==> flow/design.v <==
module Block(clk, en, rst, start, ballx, bally, x, y, hitx, topbotcol, LRcol);
input clk, en, rst, start;
input [9:0] ballx, bally, x, y;
output reg hitx, topbotcol, LRcol;
reg [3:0] S, NS;
parameter
Start = 4'd0,
init = 4'd1,
display = 4'd2,
hit = 4'd3,
tb = 4'd4,
lr = 4'd5;
always@(posedge clk or negedge rst)
begin
    if(rst == 1'b0)
        S <= Start;
    else if(en)
        S <= NS;
end
always@(*)
case(S)
    Start:
        NS = init;
    init:
        NS = display;
    display:
        if((ballx > x && ballx < x + 40 && bally == y) || (ballx > x && ballx < x + 40 && bally == y + 20))
            NS = tb;
        else if((bally > y && bally < y + 20 && (ballx == x || ballx == x + 1)) || (bally > y && bally < y + 20 && (ballx == x + 40 || ballx == x + 39)))
            NS = lr;
		  else
			   NS = display;
	 lr:
		NS = hit;
	 tb:
	   NS = hit;
    hit:
        NS = hit;
    default:
        NS = S;
endcase
always@(posedge clk or negedge rst)
begin
    if(rst == 1'b0)
    begin
        hitx <= 1'b0;
        topbotcol <= 1'b0;
        LRcol <= 1'b0;
    end
    else if(en)
    begin
        case(S)
            init:
				begin
                hitx <= 1'b0;
                topbotcol <= 1'b0;
                LRcol <= 1'b0;
				end
            display:
				begin
					 begin
                    hitx <= 1'b0;
					 end
				end
				tb:
				begin
                   topbotcol <= 1'b1;
                   hitx <= 1'b1;
				end
				lr:
				begin
                   LRcol <= 1'b1;
                   hitx <= 1'b1;
				end
            hit:
				begin
                topbotcol <= 1'b0;
                LRcol <= 1'b0;
                hitx <= 1'd1;
				end
        endcase
    end
end
endmodule
module Ballmove(rst, clk, clk60, start, topbotcol, LRcol, topbotcol2, LRcol2, topbotcol3, LRcol3, topbotcol4, LRcol4, topbotcol5, LRcol5, topbotcol6, LRcol6, topbotcol7, LRcol7, topbotcol8, LRcol8, topbotcol9, LRcol9, topbotcol10, LRcol10, topbotcol11, LRcol11, topbotcol12, LRcol12, topbotcol13, LRcol13, topbotcol14, LRcol14, topbotcol15, LRcol15, topbotcol16, LRcol16, ceilingcol, walcol, padcol, padAng, ballx, bally, L);
input rst, clk, clk60, start,topbotcol, LRcol, topbotcol2, LRcol2, topbotcol3, LRcol3, topbotcol4, LRcol4, topbotcol5, LRcol5, topbotcol6, LRcol6, topbotcol7, LRcol7, topbotcol8, LRcol8, topbotcol9, LRcol9, topbotcol10, LRcol10, topbotcol11, LRcol11, topbotcol12, LRcol12, topbotcol13, LRcol13, topbotcol14, LRcol14, topbotcol15, LRcol15, topbotcol16, LRcol16, padcol, ceilingcol, walcol;
input [2:0] padAng;
output reg [9:0] ballx, bally;
output reg L;
reg [3:0] S, NS;
reg [2:0] movex, movey;
reg UD;
reg [2:0] LR;
parameter
Start = 4'd0,
Startpos = 4'd1,
Startmove = 4'd2,
Move = 4'd3,
SwitchL = 4'd4,
SwitchR = 4'd8,
Switchy = 4'd5,
Padcol = 4'd6,
Done = 4'd7,
Startx = 10'd160,
Starty = 10'd100;
always@(posedge clk or negedge rst)
begin
    if(rst == 1'b0)
        S <= Start;
    else if(clk60)
        S <= NS;
end
always@(*)
begin
    case(S)
        Start:
            NS = Startpos;
        Startpos:
         if(start == 1'b0)
				NS = Startmove;
			else
				NS = Startpos;
		Startmove:
			NS = Move;
		Move:
			if(topbotcol == 1'b1 || topbotcol2 == 1'b1 || topbotcol3 == 1'b1 || topbotcol4 == 1'b1 || topbotcol5 == 1'b1 || topbotcol6 == 1'b1 || topbotcol7 == 1'b1 || topbotcol8 == 1'b1 || topbotcol9 == 1'b1 || topbotcol10 == 1'b1 || topbotcol11 == 1'b1 || topbotcol12 == 1'b1 || topbotcol13 == 1'b1 || topbotcol14 == 1'b1 || topbotcol15 == 1'b1 || topbotcol16 == 1'b1)
				NS = Switchy;
			else
			if(bally == 10'd1)
				NS = Switchy;
			else
			if(ballx == 10'd2)
				NS = SwitchL;
			else
			if(ballx == 10'd1)
				NS = SwitchL;
			else
			if(ballx == 10'd318)
				NS = SwitchR;
			else
			if(ballx == 10'd319)
				NS = SwitchR;
			else
			if(LRcol == 1'b1 || LRcol2 == 1'b1 || LRcol3 == 1'b1 || LRcol4 == 1'b1 || LRcol5 == 1'b1 || LRcol6 == 1'b1 || LRcol7 == 1'b1 || LRcol8 == 1'b1 || LRcol9 == 1'b1 || LRcol10 == 1'b1 || LRcol11 == 1'b1 || LRcol12 == 1'b1 || LRcol13 == 1'b1 || LRcol14 == 1'b1 || LRcol15 == 1'b1 || LRcol16 == 1'b1)
				NS = SwitchL;
			else
			if(padcol == 1'b1)
				NS = Padcol;
			else
			if(bally == 240)
				NS = Done;
			else
				NS = Move;
		Switchy:
			NS = Move;
		SwitchL:
			NS = Move;
		SwitchR:
			NS = Move;
		Padcol:
			NS = Move;
		Done:
			NS = Done;
		default:
			NS = S;
	endcase
end
always@(posedge clk or negedge rst)
begin
	if(rst == 1'b0)
	begin
		ballx <= 10'd160;
		bally <= 10'd100;
		UD <= 1'b0;
		LR <= 3'd0;
		L <= 1'b0;
		movex <= 3'd0;
		movey <= 3'd0;
	end
	else if(clk60)
	begin
		case(S)
			Start: 
			begin
				ballx <= 10'd160;
				bally <= 10'd100;
			end
			Startmove:
			begin
				movex <= 3'd0;
				movey <= 3'd1;
			end
			Move:
			begin
			if(UD == 1'b0 && LR == 3'd0)
			begin
				ballx <= ballx;
				bally <= bally + 1;
			end
			else if(UD == 1'b0 && LR == 3'd1)
			begin
				ballx <= ballx - 1;
				bally <= bally + 1;
			end
			else if(UD == 1'b0 && LR == 3'd2)
			begin
				ballx <= ballx - 2;
				bally <= bally + 1;
			end
			else if(UD == 1'b0 && LR == 3'd3)
			begin
				ballx <= ballx + 1;
				bally <= bally + 1;
			end
			else if(UD == 1'b0 && LR == 3'd4)
			begin
				ballx <= ballx + 2;
				bally <= bally + 1;
			end
			else if(UD == 1'b1 && LR == 3'd0)
			begin
				ballx <= ballx;
				bally <= bally - 1;
			end
			else if(UD == 1'b1 && LR == 3'd1)
			begin
				ballx <= ballx - 1;
				bally <= bally - 1;
			end
			else if(UD == 1'b1 && LR == 3'd2)
			begin
				ballx <= ballx - 2;
				bally <= bally - 1;
			end
			else if(UD == 1'b1 && LR == 3'd3)
			begin
				ballx <= ballx + 1;
				bally <= bally - 1;
			end
			else if(UD == 1'b1 && LR == 3'd4)
			begin
				ballx <= ballx + 2;
				bally <= bally - 1;
			end
			else
			begin
				bally <= ballx;
				bally <= bally;
			end
			end
			Switchy:
			begin
				if(UD == 1'b1)
				begin
					bally <= bally + 2;
					UD <= 1'b0;
				end
				else
				begin
					bally <= bally - 2;
					UD <= 1'b1;
				end
			end
			SwitchL:
			begin
				if(LR == 3'd1)
				begin
					ballx <= ballx + 2;
					LR <= 3'd3;
				end
				else if(LR == 3'd2)
				begin
					ballx <= ballx + 3;
					LR <= 3'd4;
				end
				else
				begin
					LR <= LR;
				end
			end
			SwitchR:
			begin
				if(LR == 3'd3)
				begin
					ballx <= ballx - 2;
					LR <= 3'd1;
				end
				else if(LR == 3'd4)
				begin
					ballx <= ballx - 3;
					LR <= 3'd2;
				end
				else
				begin
					LR <= LR;
				end
			end
			Padcol:
			begin
				bally <= bally - 1;
				UD <= 1'b1;
				case(padAng)
					3'd0:
					begin
						LR <= 3'd2;
					end
					3'd1:
					begin
						LR <= 3'd1;
					end
					3'd2:
					begin
						LR <= 3'd0;
					end
					3'd3:
					begin
						LR <= 3'd3;
					end
					3'd4:
					begin
						LR <= 3'd4;
					end
				endcase
			end
			Done:
			begin
				L <= 1'b1;
			end
		endcase
	end
end
endmodule
module Paddlemove(rst, clk, clk60, L, R, start, ballx, bally, padx, pady, Padcol, PadAng);
input rst, clk, clk60, L, R, start;
input [9:0] ballx, bally;
output reg Padcol;
output reg [2:0] PadAng;
output reg [9:0] padx, pady;
reg [3:0] S,NS;
parameter
PadW = 8'd80,
PadH = 5'd20,
PadStartX = 10'd100,
PadStartY = 10'd200,
ScreenW = 10'd320,
ScreenH = 10'd240,
Start = 4'd0,
Wait = 4'd1,
MoveL = 4'd2,
MoveR = 4'd3;
always@(posedge clk or negedge rst)
begin
    if(rst == 1'b0)
        S <= Start;
    else if(clk60)
        S <= NS;
end
always@(*)
    case(S)
        Start:
            if(start == 1'b0)
                NS = Wait;
            else
                NS = Start;
        Wait:
            if(L == 1'b0)
                NS = MoveL;
            else
            if(R == 1'b0)
                NS = MoveR;
            else
            if(L^~R == 1'b0)
                NS = Wait;
            else
                NS = Wait;
        MoveL:
            if(L == 1'b0)
                NS = MoveL;
            else
                NS = Wait;
        MoveR:
            if(R == 1'b0)
                NS = MoveR;
            else
                NS = Wait;
        default:
            NS = S;
    endcase
always@(posedge clk or negedge rst)
begin
    if(rst == 1'b0)
    begin
        padx <= PadStartX;
        pady <= PadStartY;
        Padcol <= 1'b0;
        PadAng <= 3'd0;
    end
    else if(clk60)
    begin
        case(S)
            Wait:
				begin
                if(ballx > padx && ballx < padx + 17 && bally == pady)
					 begin
                    Padcol <= 1'b1;
                    PadAng <= 3'd0;
					 end
                else
                if(ballx > padx + 16 && ballx < padx + 33 && bally == pady)
					 begin
                    Padcol <= 1'b1;
                    PadAng <= 3'd1;
					 end
                else
                if(ballx > padx + 32 && ballx < padx + 49 && bally == pady)
					 begin
                    Padcol <= 1'b1;
                    PadAng <= 3'd2;
					 end
                else
                if(ballx > padx + 48 && ballx < padx + 65 && bally == pady)
					 begin
                    Padcol <= 1'b1;
                    PadAng <= 3'd3;
					 end
                else
                if(ballx > padx + 64 && ballx < padx + 80 && bally == pady)
					 begin
                    Padcol <= 1'b1;
                    PadAng <= 3'd4;
					 end
                else
					 begin
                    padx <= padx;
                    Padcol <= 1'b0;
					 end
            end
            MoveL:
				begin
                if(ballx > padx && ballx < padx + 17 && bally == pady)
					 begin
                    Padcol <= 1'b1;
                    PadAng <= 3'd0;
					 end
                else
                if(ballx > padx + 16 && ballx < padx + 33 && bally == pady)
					 begin
                    Padcol <= 1'b1;
                    PadAng <= 3'd1;
					 end
                else
                if(ballx > padx + 32 && ballx < padx + 49 && bally == pady)
					 begin
                    Padcol <= 1'b1;
                    PadAng <= 3'd2;
					 end
                else
                if(ballx > padx + 48 && ballx < padx + 65 && bally == pady)
					 begin
                    Padcol <= 1'b1;
                    PadAng <= 3'd3;
					 end
                else
                if(ballx > padx + 64 && ballx < padx + 80 && bally == pady)
					 begin
                    Padcol <= 1'b1;
                    PadAng <= 3'd4;
					 end
                else
                if(padx == 10'd0)
					 begin
                    padx <= padx;
					 end
                else
					 begin
                    padx <= padx - 1;
                    Padcol <= 1'b0;
					 end
				end
            MoveR:
				begin
                if(ballx > padx && ballx < padx + 17 && bally == pady)
					 begin
                    Padcol <= 1'b1;
                    PadAng <= 3'd0;
					 end
                else
                if(ballx > padx + 16 && ballx < padx + 33 && bally == pady)
					 begin
                    Padcol <= 1'b1;
                    PadAng <= 3'd1;
					 end
                else
                if(ballx > padx + 32 && ballx < padx + 49 && bally == pady)
					 begin
                    Padcol <= 1'b1;
                    PadAng <= 3'd2;
					 end
                else
                if(ballx > padx + 48 && ballx < padx + 65 && bally == pady)
					 begin
                    Padcol <= 1'b1;
                    PadAng <= 3'd3;
					 end
                else
                if(ballx > padx + 64 && ballx < padx + 80 && bally == pady)
					 begin
                    Padcol <= 1'b1;
                    PadAng <= 3'd4;
					 end
                else
                if(padx == 10'd240)
					 begin
                    padx <= padx;
					 end
                else
					 begin
                    padx <= padx + 1;
                    Padcol <= 1'b0;
					 end
				end
            endcase
		end
	end
endmodule
module Display(clk, rst, x, y, ballx, bally, paddlex, paddley, block1x, block1y, block2x, block2y, block3x, block3y, block4x, block4y, block5x, block5y, block6x, block6y, block7x, block7y, block8x, block8y, block9x, block9y, block10x, block10y, block11x, block11y, block12x, block12y, block13x, block13y, block14x, block14y, block15x, block15y, block16x, block16y, hit1, hit2, hit3, hit4, hit5, hit6, hit7, hit8, hit9, hit10, hit11, hit12, hit13, hit14, hit15, hit16, start, done, L, W, color);
input clk, rst, start, hit1, hit2, hit3, hit4, hit5, hit6, hit7, hit8, hit9, hit10, hit11, hit12, hit13, hit14, hit15, hit16, done, W, L;
input [9:0] x, y, ballx, bally, paddlex, paddley, block1x, block1y, block2x, block2y, block3x, block3y, block4x, block4y, block5x, block5y, block6x, block6y, block7x, block7y, block8x, block8y, block9x, block9y, block10x, block10y, block11x, block11y, block12x, block12y, block13x, block13y, block14x, block14y, block15x, block15y, block16x, block16y;
output reg [2:0] color;
reg [8:0] shift;
reg [7:0] S, NS;
parameter
Start = 8'd0,
xypos = 8'd1,
black = 8'd2,
colour = 8'd3,
white = 8'd4,
Begin = 8'd5,
Win = 8'd6,
Loss = 8'd7;
always@(posedge clk or negedge rst)
begin
	if(rst == 1'b0)
		S<= Start;
	else 
		S<= NS;
end
always@(*)
begin
case(S)
	Start:
		if(start == 1'b0)
			NS = xypos;
		else
			NS = Start;
	xypos:
		if((x > paddlex && x < paddlex + 80 && y < paddley + 10 && y > paddley) || (x > ballx - 2 && x < ballx + 2 && y > bally - 2 && y < bally + 2) && L == 1'b0 && W == 1'b0)
			NS = black;
		else if(x > block1x && x < block1x + 40 && y > block1y && y < block1y + 20 && hit1 == 1'b0 && L == 1'b0 && W == 1'b0)
			NS = colour;
		else if(x > block2x && x < block2x + 40 && y > block2y && y < block2y + 20 && hit2 == 1'b0 && L == 1'b0 && W == 1'b0)
			NS = colour;
		else if(x > block3x && x < block3x + 40 && y > block3y && y < block3y + 20 && hit3 == 1'b0 && L == 1'b0 && W == 1'b0)
			NS = colour;
		else if(x > block4x && x < block4x + 40 && y > block4y && y < block4y + 20 && hit4 == 1'b0 && L == 1'b0 && W == 1'b0)
			NS = colour;
		else if(x > block5x && x < block5x + 40 && y > block5y && y < block5y + 20 && hit5 == 1'b0 && L == 1'b0 && W == 1'b0)
			NS = colour;
		else if(x > block6x && x < block6x + 40 && y > block6y && y < block6y + 20 && hit6 == 1'b0 && L == 1'b0 && W == 1'b0)
			NS = colour;
		else if(x > block7x && x < block7x + 40 && y > block7y && y < block7y + 20 && hit7 == 1'b0 && L == 1'b0 && W == 1'b0)
			NS = colour;
		else if(x > block8x && x < block8x + 40 && y > block8y && y < block8y + 20 && hit8 == 1'b0 && L == 1'b0 && W == 1'b0)
			NS = colour;
		else if(x > block9x && x < block9x + 40 && y > block9y && y < block9y + 20 && hit9 == 1'b0 && L == 1'b0 && W == 1'b0)
			NS = colour;
		else if(x > block10x && x < block10x + 40 && y > block10y && y < block10y + 20 && hit10 == 1'b0 && L == 1'b0 && W == 1'b0)
			NS = colour;
		else if(x > block11x && x < block11x + 40 && y > block11y && y < block11y + 20 && hit11 == 1'b0 && L == 1'b0 && W == 1'b0)
			NS = colour;
		else if(x > block12x && x < block12x + 40 && y > block12y && y < block12y + 20 && hit12 == 1'b0 && L == 1'b0 && W == 1'b0)
			NS = colour;
		else if(x > block13x && x < block13x + 40 && y > block13y && y < block13y + 20 && hit13 == 1'b0 && L == 1'b0 && W == 1'b0)
			NS = colour;
		else if(x > block14x && x < block14x + 40 && y > block14y && y < block14y + 20 && hit14 == 1'b0 && L == 1'b0 && W == 1'b0)
			NS = colour;
		else if(x > block15x && x < block15x + 40 && y > block15y && y < block15y + 20 && hit15 == 1'b0 && L == 1'b0 && W == 1'b0)
			NS = colour;
		else if(x > block16x && x < block16x + 40 && y > block16y && y < block16y + 20 && hit16 == 1'b0 && L == 1'b0 && W == 1'b0)
			NS = colour;
		else if(L == 1'b1)
			NS = Loss;
		else if(W == 1'b1)
			NS = Win;
		else 
			NS = white;
	black:
		NS = xypos;
	colour:
		NS = xypos;
	white:
		NS = xypos;
	Win:
		NS = xypos;
	Loss:
		NS = xypos;
	default:
		NS = S;
endcase
end
always@(posedge clk or negedge rst)
begin
	if(rst == 1'b0)
	begin
		color <= 3'b111;
	end
	else
	begin
		case (S)
			Start:
			begin
			color <= 3'b000;
			end
			black:
			begin
			color <= 3'b001;
			end
			colour:
			begin
			color <= 3'b010;
			end
			white:
			begin
			color <= 3'b011;
			end
			Win:
			begin
			color <= 3'b100;
			end
			Loss:
			begin
			color <= 3'b101;
			end
			default:
			begin
			color <= 3'b111;
			end
		endcase
	end
end
endmodule
module BreakoutControl(clk_50, strt, rst, L, R, tick, color, pix_x, pix_y, ball_x, ball_y, pad_x, bricks, win, lose);
input clk_50;
input strt, rst, L, R;
input tick;
output [2:0] color;
output [8:0] pix_x;
output [7:0] pix_y;
output [9:0] ball_x;
output [9:0] ball_y;
output [9:0] pad_x;
output [15:0] bricks;
output win, lose;
parameter 
Start = 4'd0,
Play = 4'd1,
Win = 4'd2,
Lose = 4'd3,
block1x = 10'd1,
block1y = 10'd50,
block2x = 10'd41,
block2y = 10'd50,
block3x = 10'd81,
block3y = 10'd50,
block4x = 10'd121,
block4y = 10'd50,
block5x = 10'd161,
block5y = 10'd50,
block6x = 10'd201,
block6y = 10'd50,
block7x = 10'd241,
block7y = 10'd50,
block8x = 10'd281,
block8y = 10'd50,
block9x = 10'd1,
block9y = 10'd19,
block10x = 10'd41,
block10y = 10'd19,
block11x = 10'd81,
block11y = 10'd19,
block12x = 10'd121,
block12y = 10'd19,
block13x = 10'd161,
block13y = 10'd19,
block14x = 10'd201,
block14y = 10'd19,
block15x = 10'd241,
block15y = 10'd19,
block16x = 10'd281,
block16y = 10'd19;
wire [2:0] color;
reg [3:0] S,NS;
reg W, done, start_state, ph25; 
reg [9:0] x, y;
wire [9:0] ballx, bally, padx, pady;
wire [2:0] PadAng;
wire padcol, topbotcol, LRcol, topbotcol2, LRcol2, topbotcol3, LRcol3, topbotcol4, LRcol4, topbotcol5, LRcol5, topbotcol6, LRcol6, topbotcol7, LRcol7, topbotcol8, LRcol8, topbotcol9, LRcol9, topbotcol10, LRcol10, topbotcol11, LRcol11, topbotcol12, LRcol12, topbotcol13, LRcol13, topbotcol14, LRcol14, topbotcol15, LRcol15, topbotcol16, LRcol16, ceilingcol, walcol, Lo;
wire Hit1, Hit2, Hit3, Hit4, Hit5, Hit6, Hit7, Hit8, Hit9, Hit10, Hit11, Hit12, Hit13, Hit14, Hit15, Hit16;
wire clk60;
assign clk60 = tick;
Paddlemove pad(rst, clk_50, clk60, L, R, strt, ballx, bally, padx, pady, padcol, PadAng);
Block blk1(clk_50, clk60, rst, strt, ballx, bally, block1x, block1y, Hit1, topbotcol, LRcol);
Block blk2(clk_50, clk60, rst, strt, ballx, bally, block2x, block2y, Hit2, topbotcol2, LRcol2);
Block blk3(clk_50, clk60, rst, strt, ballx, bally, block3x, block3y, Hit3, topbotcol3, LRcol3);
Block blk4(clk_50, clk60, rst, strt, ballx, bally, block4x, block4y, Hit4, topbotcol4, LRcol4);
Block blk5(clk_50, clk60, rst, strt, ballx, bally, block5x, block5y, Hit5, topbotcol5, LRcol5);
Block blk6(clk_50, clk60, rst, strt, ballx, bally, block6x, block6y, Hit6, topbotcol6, LRcol6);
Block blk7(clk_50, clk60, rst, strt, ballx, bally, block7x, block7y, Hit7, topbotcol7, LRcol7);
Block blk8(clk_50, clk60, rst, strt, ballx, bally, block8x, block8y, Hit8, topbotcol8, LRcol8);
Block blk9(clk_50, clk60, rst, strt, ballx, bally, block9x, block9y, Hit9, topbotcol9, LRcol9);
Block blk10(clk_50, clk60, rst, strt, ballx, bally, block10x, block10y, Hit10, topbotcol10, LRcol10);
Block blk11(clk_50, clk60, rst, strt, ballx, bally, block11x, block11y, Hit11, topbotcol11, LRcol11);
Block blk12(clk_50, clk60, rst, strt, ballx, bally, block12x, block12y, Hit12, topbotcol12, LRcol12);
Block blk13(clk_50, clk60, rst, strt, ballx, bally, block13x, block13y, Hit13, topbotcol13, LRcol13);
Block blk14(clk_50, clk60, rst, strt, ballx, bally, block14x, block14y, Hit14, topbotcol14, LRcol14);
Block blk15(clk_50, clk60, rst, strt, ballx, bally, block15x, block15y, Hit15, topbotcol15, LRcol15);
Block blk16(clk_50, clk60, rst, strt, ballx, bally, block16x, block16y, Hit16, topbotcol16, LRcol16);
Ballmove ball(rst, clk_50, clk60, strt, topbotcol, LRcol, topbotcol2, LRcol2, topbotcol3, LRcol3, topbotcol4, LRcol4, topbotcol5, LRcol5, topbotcol6, LRcol6, topbotcol7, LRcol7, topbotcol8, LRcol8, topbotcol9, LRcol9, topbotcol10, LRcol10, topbotcol11, LRcol11, topbotcol12, LRcol12, topbotcol13, LRcol13, topbotcol14, LRcol14, topbotcol15, LRcol15, topbotcol16, LRcol16, ceilingcol, walcol, padcol, PadAng, ballx, bally, Lo);
Display dis(clk_50, rst, x, y, ballx, bally, padx, pady, block1x, block1y, block2x, block2y, block3x, block3y, block4x, block4y, block5x, block5y, block6x, block6y, block7x, block7y, block8x, block8y, block9x, block9y, block10x, block10y, block11x, block11y, block12x, block12y, block13x, block13y, block14x, block14y, block15x, block15y, block16x, block16y, Hit1, Hit2, Hit3, Hit4, Hit5, Hit6, Hit7, Hit8, Hit9, Hit10, Hit11, Hit12, Hit13, Hit14, Hit15, Hit16, strt, done, Lo, W, color);
assign pix_x = x[8:0];
assign pix_y = y[7:0];
assign ball_x = ballx;
assign ball_y = bally;
assign pad_x = padx;
assign bricks = {Hit16, Hit15, Hit14, Hit13, Hit12, Hit11, Hit10, Hit9, Hit8, Hit7, Hit6, Hit5, Hit4, Hit3, Hit2, Hit1};
assign win = W;
assign lose = Lo;
always @(posedge clk_50 or negedge rst) begin
	if (rst == 1'b0) begin
		ph25 <= 0;
	end else begin
		ph25 <= ~ph25;
	end
end
always @(posedge clk_50 or negedge rst) begin
	if (rst == 1'b0) begin
		x <= 0;
		y <= 0;
	end else if (ph25 == 1'b0) begin
		if (x == 10'd320) begin
			x <= 0;
			if (y == 10'd240) begin
				y <= 0;
			end else begin
				y <= y + 10'd1;
			end
		end else begin
			x <= x + 10'd1;
		end
	end
end
always@(posedge clk_50 or negedge rst)
begin
	if(rst == 1'b0)
		S<= Start;
	else 
		S<= NS;
end
always@(*)
begin
case(S)
	Start:
		if(strt == 1'b0)
			NS = Play;
		else 
			NS = Start;
	Play:
		if(Hit1 == 1'b1 && Hit2 == 1'b1 && Hit3 == 1'b1 && Hit4 == 1'b1 && Hit5 == 1'b1 && Hit6 == 1'b1 && Hit7 == 1'b1 && Hit8 == 1'b1 && Hit9 == 1'b1 && Hit10 == 1'b1 && Hit11 == 1'b1 && Hit12 == 1'b1 && Hit13 == 1'b1 && Hit14 == 1'b1 && Hit15 == 1'b1 && Hit16 == 1'b1)
			NS = Win;
		else 
			if(Lo == 1'b1)
				NS = Lose;
			else
			NS = Play;
	Win:
		NS = Win;
	Lose: 
		NS = Lose;
	default:
		NS = S;
endcase
end
always@(posedge clk_50 or negedge rst)
begin
	if(rst == 1'b0)
	begin 
		done <= 1'b0;
		W <= 1'b0;
		start_state <= 1'b1;
	end
	else 
	begin
		case (S)
			Start:
			begin
				done <= 1'b0;
				W <= 1'b0;
			end
			Win:
			begin
				W <= 1'b1;
			end
		endcase
	end
end
endmodule	
Hand-over note for BreakoutControl

### Reports on BreakoutControl

Tool output for the design above before and after an edit, in the order of the flow.
"before" refers to lines of the RTL above, "after" to lines of the edited file.
"difference": "after" minus "before" as printed here.
Cell names lack the library's common part.
The mark n/a stands for no value.

| design | value |
|---|---|
| design top | BreakoutControl |
| clock | clk_50 |
| library | sky130hd |
| timing corner | tt_025C_1v80 |

### The edit

Unified diff, file above to edited file.
The edited RTL no longer does the same as the RTL above: the edit was made by script, with no optimisation intended.

```diff
@@ -419,5 +419,5 @@
 					 end
                 else
-                if(ballx > padx + 48 && ballx < padx + 65 && bally == pady)
+                if((ballx == padx + 48) && ballx < padx + 65 && bally == pady)
 					 begin
                     Padcol <= 1'b1;
```

### Word level

Yosys after proc, flatten, opt, wreduce and memory -nomap, before mapping. Memory bits, and registers merged into a memory's read port (data or address), are not among the register bits. Print and check cells are not counted.

Bit counts:

| element | before | after | difference |
|---|---|---|---|
| output and inout port bits | 68 | 68 | 0 |
| bits in registers | 196 | 196 | 0 |

Cells by class:

| element | before | after | difference |
|---|---|---|---|
| reductions and logical operators | 508 | 510 | +2 |
| bitwise logic cells | 20 | 20 | 0 |
| mux-type cells | 212 | 216 | +4 |
| equality and inequality tests | 167 | 167 | 0 |
| add/sub/neg operators | 23 | 23 | 0 |
| $lt $le $gt $ge | 58 | 58 | 0 |

Operator list:

| operator | before | after | difference |
|---|---|---|---|
| two-way mux 3 bit | 27 | 30 | +3 |
| logical AND 1 bit | 205 | 207 | +2 |
| AND reduction 2 bit | 69 | 70 | +1 |
| OR reduction 2 bit | 32 | 33 | +1 |
| OR reduction 3 bit | 17 | 16 | -1 |
| inequality test 6 x 1 -> 1 bit (second input constant) | 2 | 1 | -1 |
| AND reduction 3 bit | 2 | 1 | -1 |
| equality test 10 x 32 -> 1 bit | 0 | 1 | +1 |
| parallel mux 3 bit (select 2 bit) | 0 | 1 | +1 |

Unchanged operator kinds not shown: 76.

### Logic depth

Depth = most cells in a row (Yosys ltp): at word level without a register or memory, in the mapped netlist without a sequential cell, where the memories' decode and read muxes count.

Depth:

| element | before | after | difference |
|---|---|---|---|
| depth in word-level cells | 25 | 25 | 0 |
| ABC_AREA | 0 | 0 | n/a |
| depth in mapped cells | 17 | 17 | 0 |

### Netlist

Source: synth_stat.txt of the flow (Yosys; design flattened, memories mapped). It holds for the ABC_AREA given above (unset counts as 0); a run with the other value may have another netlist.

Cells by type:

| type | before | after | difference |
|---|---|---|---|
| nor2_1 | 159 | 204 | +45 |
| nand2_1 | 187 | 153 | -34 |
| o21a_1 | 41 | 10 | -31 |
| nor3_1 | 42 | 69 | +27 |
| o31ai_1 | 28 | 9 | -19 |
| inv_1 | 94 | 76 | -18 |
| o2bb2ai_1 | 1 | 17 | +16 |
| nand3_1 | 59 | 74 | +15 |
| o21ai_0 | 157 | 144 | -13 |
| buf_1 | 9 | 21 | +12 |
| buf_2 | 12 | 1 | -11 |
| mux2i_1 | 8 | 19 | +11 |
| a221oi_1 | 15 | 7 | -8 |
| and3_1 | 15 | 7 | -8 |
| and2_1 | 14 | 6 | -8 |
| o221ai_1 | 8 | 15 | +7 |
| o211ai_1 | 17 | 11 | -6 |
| xor2_1 | 24 | 29 | +5 |

Unchanged cell types not shown: 12.
Not every row of either side is listed.

Synthesis totals:

| element | before | after | difference |
|---|---|---|---|
| buffer cells | 136 | 142 | +6 |
| cell area after synthesis (um^2) | 17346.6 | 17222.8 | -123.8 |
| mapped flip-flops | 235 | 235 | 0 |
| sequential part of the area (um^2) | 5921.9 | 5921.9 | 0.0 |
| standard cells after synthesis | 2025 | 2004 | -21 |

By module: a second synthesis without flattening, with its own total; a netlist apart from the flattened one above.

Second synthesis, totals:

| element | before | after | difference |
|---|---|---|---|
| cell total of the unflattened synthesis | 7654 | 7714 | +60 |
| area (unflattened synthesis) (um^2) | 59752.3 | 59946.2 | +193.9 |

Rows give one instance, submodules left out.

Modules, before:

| module | seq. area (um^2) | instances | cells | area (um^2) |
|---|---|---|---|---|
| Block | 226.5 | 16 | 255 | 1965.6 |
| Display | 255.2 | 1 | 2493 | 19307.3 |
| Ballmove | 909.6 | 1 | 486 | 3876.2 |
| Paddlemove | 455.4 | 1 | 432 | 3590.9 |
| BreakoutControl | 626.9 | 1 | 163 | 1527.7 |

Modules, after:

| module | seq. area (um^2) | instances | cells | area (um^2) |
|---|---|---|---|---|
| Block | 226.5 | 16 | 255 | 1965.6 |
| Display | 255.2 | 1 | 2530 | 19381.1 |
| Ballmove | 909.6 | 1 | 486 | 3876.2 |
| Paddlemove | 455.4 | 1 | 455 | 3709.8 |
| BreakoutControl | 626.9 | 1 | 163 | 1529.0 |

### Worst setup path after synthesis

Path of least setup slack by OpenSTA after synthesis, without wires, with an ideal clock, recovery checks aside; 20% of the period is set as input and as output delay. Where synthesis merged equal registers, the netlist keeps one of their names.

Timing path post-synthesis:

| element | before | after | difference |
|---|---|---|---|
| path type | flip-flop to flip-flop | flip-flop to flip-flop | n/a |
| from | register ball.bally[1] | register pad.padx[0] | n/a |
| to | register dis.S | register pad.padx[1] | n/a |
| launch time at the first pin (ns) | 0.000 | 0.000 | 0.000 |
| slack (ns) | 6.236 | 5.988 | -0.248 |
| period (ns) | 10.0 | 10.0 | 0.0 |
| stages on the path | 16 | 17 | +1 |
| delay of the path (ns) | 3.764 | 4.012 | +0.248 |
| data required time (ns) | 9.880 | 9.875 | -0.005 |
| arrival (ns) | 3.644 | 3.887 | +0.243 |
| period reached after synthesis (ns) | 3.764 | 4.012 | +0.248 |

"delay of the path" is the arrival time less input delay plus setup time.
"stages on the path": output pins that drive a net of the path, with the launching flip-flop's if there is one; two outputs of one cell count as two.
"period reached after synthesis" = period - worst setup slack (recovery checks aside). The figure is calculated, with input and output delays left at 20% of the set period.
Where an end lacks its bit number, it is one bit of the signal, or one of the new flip-flops if synthesis recoded a state register.
The rows between start and end are the longest chain of elaborated cells between them; the timing report does not say that the signal goes this way. Where chains are equally long, one stands for them.
A line is the first line of the expression or statement that the cell stems from. Yosys adds cells for indexed reads and writes and turns some case tables into memories.
At most two assigning lines are given for a register; there are more.

| on the way, post-synthesis, before | value |
|---|---|
| cell sequence | dfrtp_1 > inv_1 > ha_1 > nand2_1 > or3_1 > or3_1 > xor2_1 > ha_1 > o21a_1 > o22ai_1 > a2111oi_0 > nand3_1 > a31o_2 > a221oi_1 > a211oi_1 > and3b_1 |

RTL lines, path post-synthesis, before:

| element | line | source |
|---|---|---|
| from (decl) | 88 | `output reg [9:0] ballx, bally;` |
| from (assign) | 198 | `bally <= bally + 1;` |
| from (assign) | 203 | `bally <= bally + 1;` |
| to (assign) | 544 | `S<= Start;` |
| to (assign) | 546 | `S<= NS;` |
| to (decl) | 531 | `reg [7:0] S, NS;` |

before: No chain of elaborated cells between the ends is given.

| on the way, post-synthesis, after | value |
|---|---|
| cell sequence | dfrtp_1 > inv_1 > nor4_1 > nor2_1 > inv_1 > nand2_1 > xnor2_1 > ha_1 > o21a_1 > o211ai_1 > or3_1 > o221a_1 > or4_1 > buf_2 > or2_1 > buf_6 > mux2_4 |
| length of the longest elaborated chain | 10 |
| elaborated cells between the ends (all ways) | 59 |
| those cells by class | add/sub: 11; compare: 10; eq/ne: 13; mux: 13; reduce/logical: 12 |

RTL lines, path post-synthesis, after:

| element | line | source |
|---|---|---|
| from (decl) | 338 | `output reg [9:0] padx, pady;` |
| from (assign) | 393 | `padx <= PadStartX;` |
| from (assign) | 434 | `padx <= padx;` |
| adder 10 x 7 -> 11 bit | 506 | `if(ballx > padx + 64 && ballx < padx + 80 && bally == pady)` |
| greater-than comparator 10 x 32 -> 1 bit | 506 |  |
| logical AND 1 bit (2 in a row) | 506 |  |
| two-way mux 10 bit | 506 |  |
| two-way mux 10 bit | 500 | `if(ballx > padx + 48 && ballx < padx + 65 && bally == pady)` |
| two-way mux 10 bit | 494 | `if(ballx > padx + 32 && ballx < padx + 49 && bally == pady)` |
| two-way mux 10 bit | 488 | `if(ballx > padx + 16 && ballx < padx + 33 && bally == pady)` |
| two-way mux 10 bit | 482 | `if(ballx > padx && ballx < padx + 17 && bally == pady)` |
| parallel mux 10 bit (select 2 bit) | 400 | `case(S)` |
| to (assign) | 393 |  |
| to (assign) | 434 |  |
| to (decl) | 338 |  |

### Path in the finished layout

Path of least setup slack in the final report of the runs of pair 1 (OpenROAD, finished layout, wires in). Where an end is a register, its clock arrival counts in the times.

Timing path post-layout:

| element | before | after | difference |
|---|---|---|---|
| path type | flip-flop to flip-flop | flip-flop to flip-flop | n/a |
| from | register pad.padx[5] | register pad.padx[0] | n/a |
| to | register pad.padx[9] | register pad.padx[1] | n/a |
| data required time (ns) | 5.24 | 5.20 | -0.04 |
| slack (ns) | 0.40 | 0.53 | +0.13 |
| arrival (ns) | 4.85 | 4.66 | -0.19 |
| period (ns) | 4.75 | 4.75 | 0.00 |
| stages on the path | 15 | 16 | +1 |
| launch time at the first pin (ns) | 0.57 | 0.56 | -0.01 |

The rows between start and end are the longest chain of elaborated cells between them; the timing report does not say that the signal goes this way. Where chains are equally long, one stands for them.
At most two assigning lines are given for a register; there are more.

| on the way, post-layout, before | value |
|---|---|
| cell sequence | dfstp_2 > inv_1 > ha_1 > a21oi_1 > nor2_1 > xnor2_1 > ha_1 > a21oi_1 > nor4b_1 > mux2_2 > a211oi_1 > a32o_1 > nor4_4 > a21boi_2 > xnor2_1 |
| length of the longest elaborated chain | 10 |
| elaborated cells between the ends (all ways) | 59 |
| those cells by class | add/sub: 11; compare: 10; eq/ne: 13; mux: 13; reduce/logical: 12 |

RTL lines, path post-layout, before:

| element | line | source |
|---|---|---|
| from (decl) | 338 | `output reg [9:0] padx, pady;` |
| from (assign) | 393 | `padx <= PadStartX;` |
| from (assign) | 434 | `padx <= padx;` |
| adder 10 x 7 -> 11 bit | 506 | `if(ballx > padx + 64 && ballx < padx + 80 && bally == pady)` |
| greater-than comparator 10 x 32 -> 1 bit | 506 |  |
| logical AND 1 bit (2 in a row) | 506 |  |
| two-way mux 10 bit | 506 |  |
| two-way mux 10 bit | 500 | `if(ballx > padx + 48 && ballx < padx + 65 && bally == pady)` |
| two-way mux 10 bit | 494 | `if(ballx > padx + 32 && ballx < padx + 49 && bally == pady)` |
| two-way mux 10 bit | 488 | `if(ballx > padx + 16 && ballx < padx + 33 && bally == pady)` |
| two-way mux 10 bit | 482 | `if(ballx > padx && ballx < padx + 17 && bally == pady)` |
| parallel mux 10 bit (select 2 bit) | 400 | `case(S)` |
| to (assign) | 393 |  |
| to (assign) | 434 |  |
| to (decl) | 338 |  |

| on the way, post-layout, after | value |
|---|---|
| cell sequence | dfrtp_1 > inv_1 > nor4_1 > buf_4 > nor2_1 > inv_1 > nand2_1 > xnor2_1 > ha_1 > o21a_1 > o211ai_1 > or3_1 > o221a_1 > or4_1 > or2_1 > mux2_4 |
| length of the longest elaborated chain | 10 |
| elaborated cells between the ends (all ways) | 59 |
| those cells by class | add/sub: 11; compare: 10; eq/ne: 13; mux: 13; reduce/logical: 12 |

RTL lines, path post-layout, after:

| element | line | source |
|---|---|---|
| from (decl) | 338 | `output reg [9:0] padx, pady;` |
| from (assign) | 393 | `padx <= PadStartX;` |
| from (assign) | 434 | `padx <= padx;` |
| adder 10 x 7 -> 11 bit | 506 | `if(ballx > padx + 64 && ballx < padx + 80 && bally == pady)` |
| greater-than comparator 10 x 32 -> 1 bit | 506 |  |
| logical AND 1 bit (2 in a row) | 506 |  |
| two-way mux 10 bit | 506 |  |
| two-way mux 10 bit | 500 | `if(ballx > padx + 48 && ballx < padx + 65 && bally == pady)` |
| two-way mux 10 bit | 494 | `if(ballx > padx + 32 && ballx < padx + 49 && bally == pady)` |
| two-way mux 10 bit | 488 | `if(ballx > padx + 16 && ballx < padx + 33 && bally == pady)` |
| two-way mux 10 bit | 482 | `if(ballx > padx && ballx < padx + 17 && bally == pady)` |
| parallel mux 10 bit (select 2 bit) | 400 | `case(S)` |
| to (assign) | 393 |  |
| to (assign) | 434 |  |
| to (decl) | 338 |  |

### Flow runs

Runs of the flow (Yosys, OpenROAD) on both versions; the two runs of a pair have the same settings. The constraints put input and output delay at 20% of the set period each and load the outputs with 0.01 pF.

| settings, pair 1 | value |
|---|---|
| CORE_UTILIZATION | 40 |
| period_ns | 4.75 |
| CAP_MARGIN | 20 |
| CORE_MARGIN | 2 |
| SLEW_MARGIN | 20 |

Final reports, pair 1:

| element | before | after | difference |
|---|---|---|---|
| Yosys chip area after synthesis (um^2) | 17346.6 | 17222.8 | -123.8 |
| area inside the die boundary (um^2) | 45047.9 | 44732.2 | -315.7 |
| total power after layout (uW) | 9741 | 10756 | +1015 |
| worst slack on setup checks (ns) | 0.395 | 0.532 | +0.137 |
| standard-cell area after layout (um^2) | 19443.6 | 19193.4 | -250.2 |

| settings, pair 2 | value |
|---|---|
| CAP_MARGIN | 10 |
| CORE_UTILIZATION | 55 |
| CTS_CLUSTER_SIZE | 41 |
| GPL_ROUTABILITY_DRIVEN | 0 |
| MAX_ROUTING_LAYER | met5 |
| PLACE_DENSITY_LB_ADDON | 0.04 |
| SETUP_SLACK_MARGIN | 0.48 |
| period_ns | 2.94 |
| CORE_MARGIN | 2 |
| SLEW_MARGIN | 20 |

Final reports, pair 2:

| element | before | after | difference |
|---|---|---|---|
| Yosys chip area after synthesis (um^2) | 17346.6 | 17222.8 | -123.8 |
| area inside the die boundary (um^2) | 32976.7 | 32744.7 | -232.0 |
| total power after layout (uW) | 20520 | 22371 | +1851 |
| final worst hold slack (ns) | 0.330 | 0.453 | +0.123 |
| worst slack on setup checks (ns) | -0.494 | -0.584 | -0.090 |
| standard-cell area after layout (um^2) | 23068.4 | 22933.2 | -135.2 |

"total power after layout": no workload was simulated; the value follows from the tool's default switching activity.

End of note.
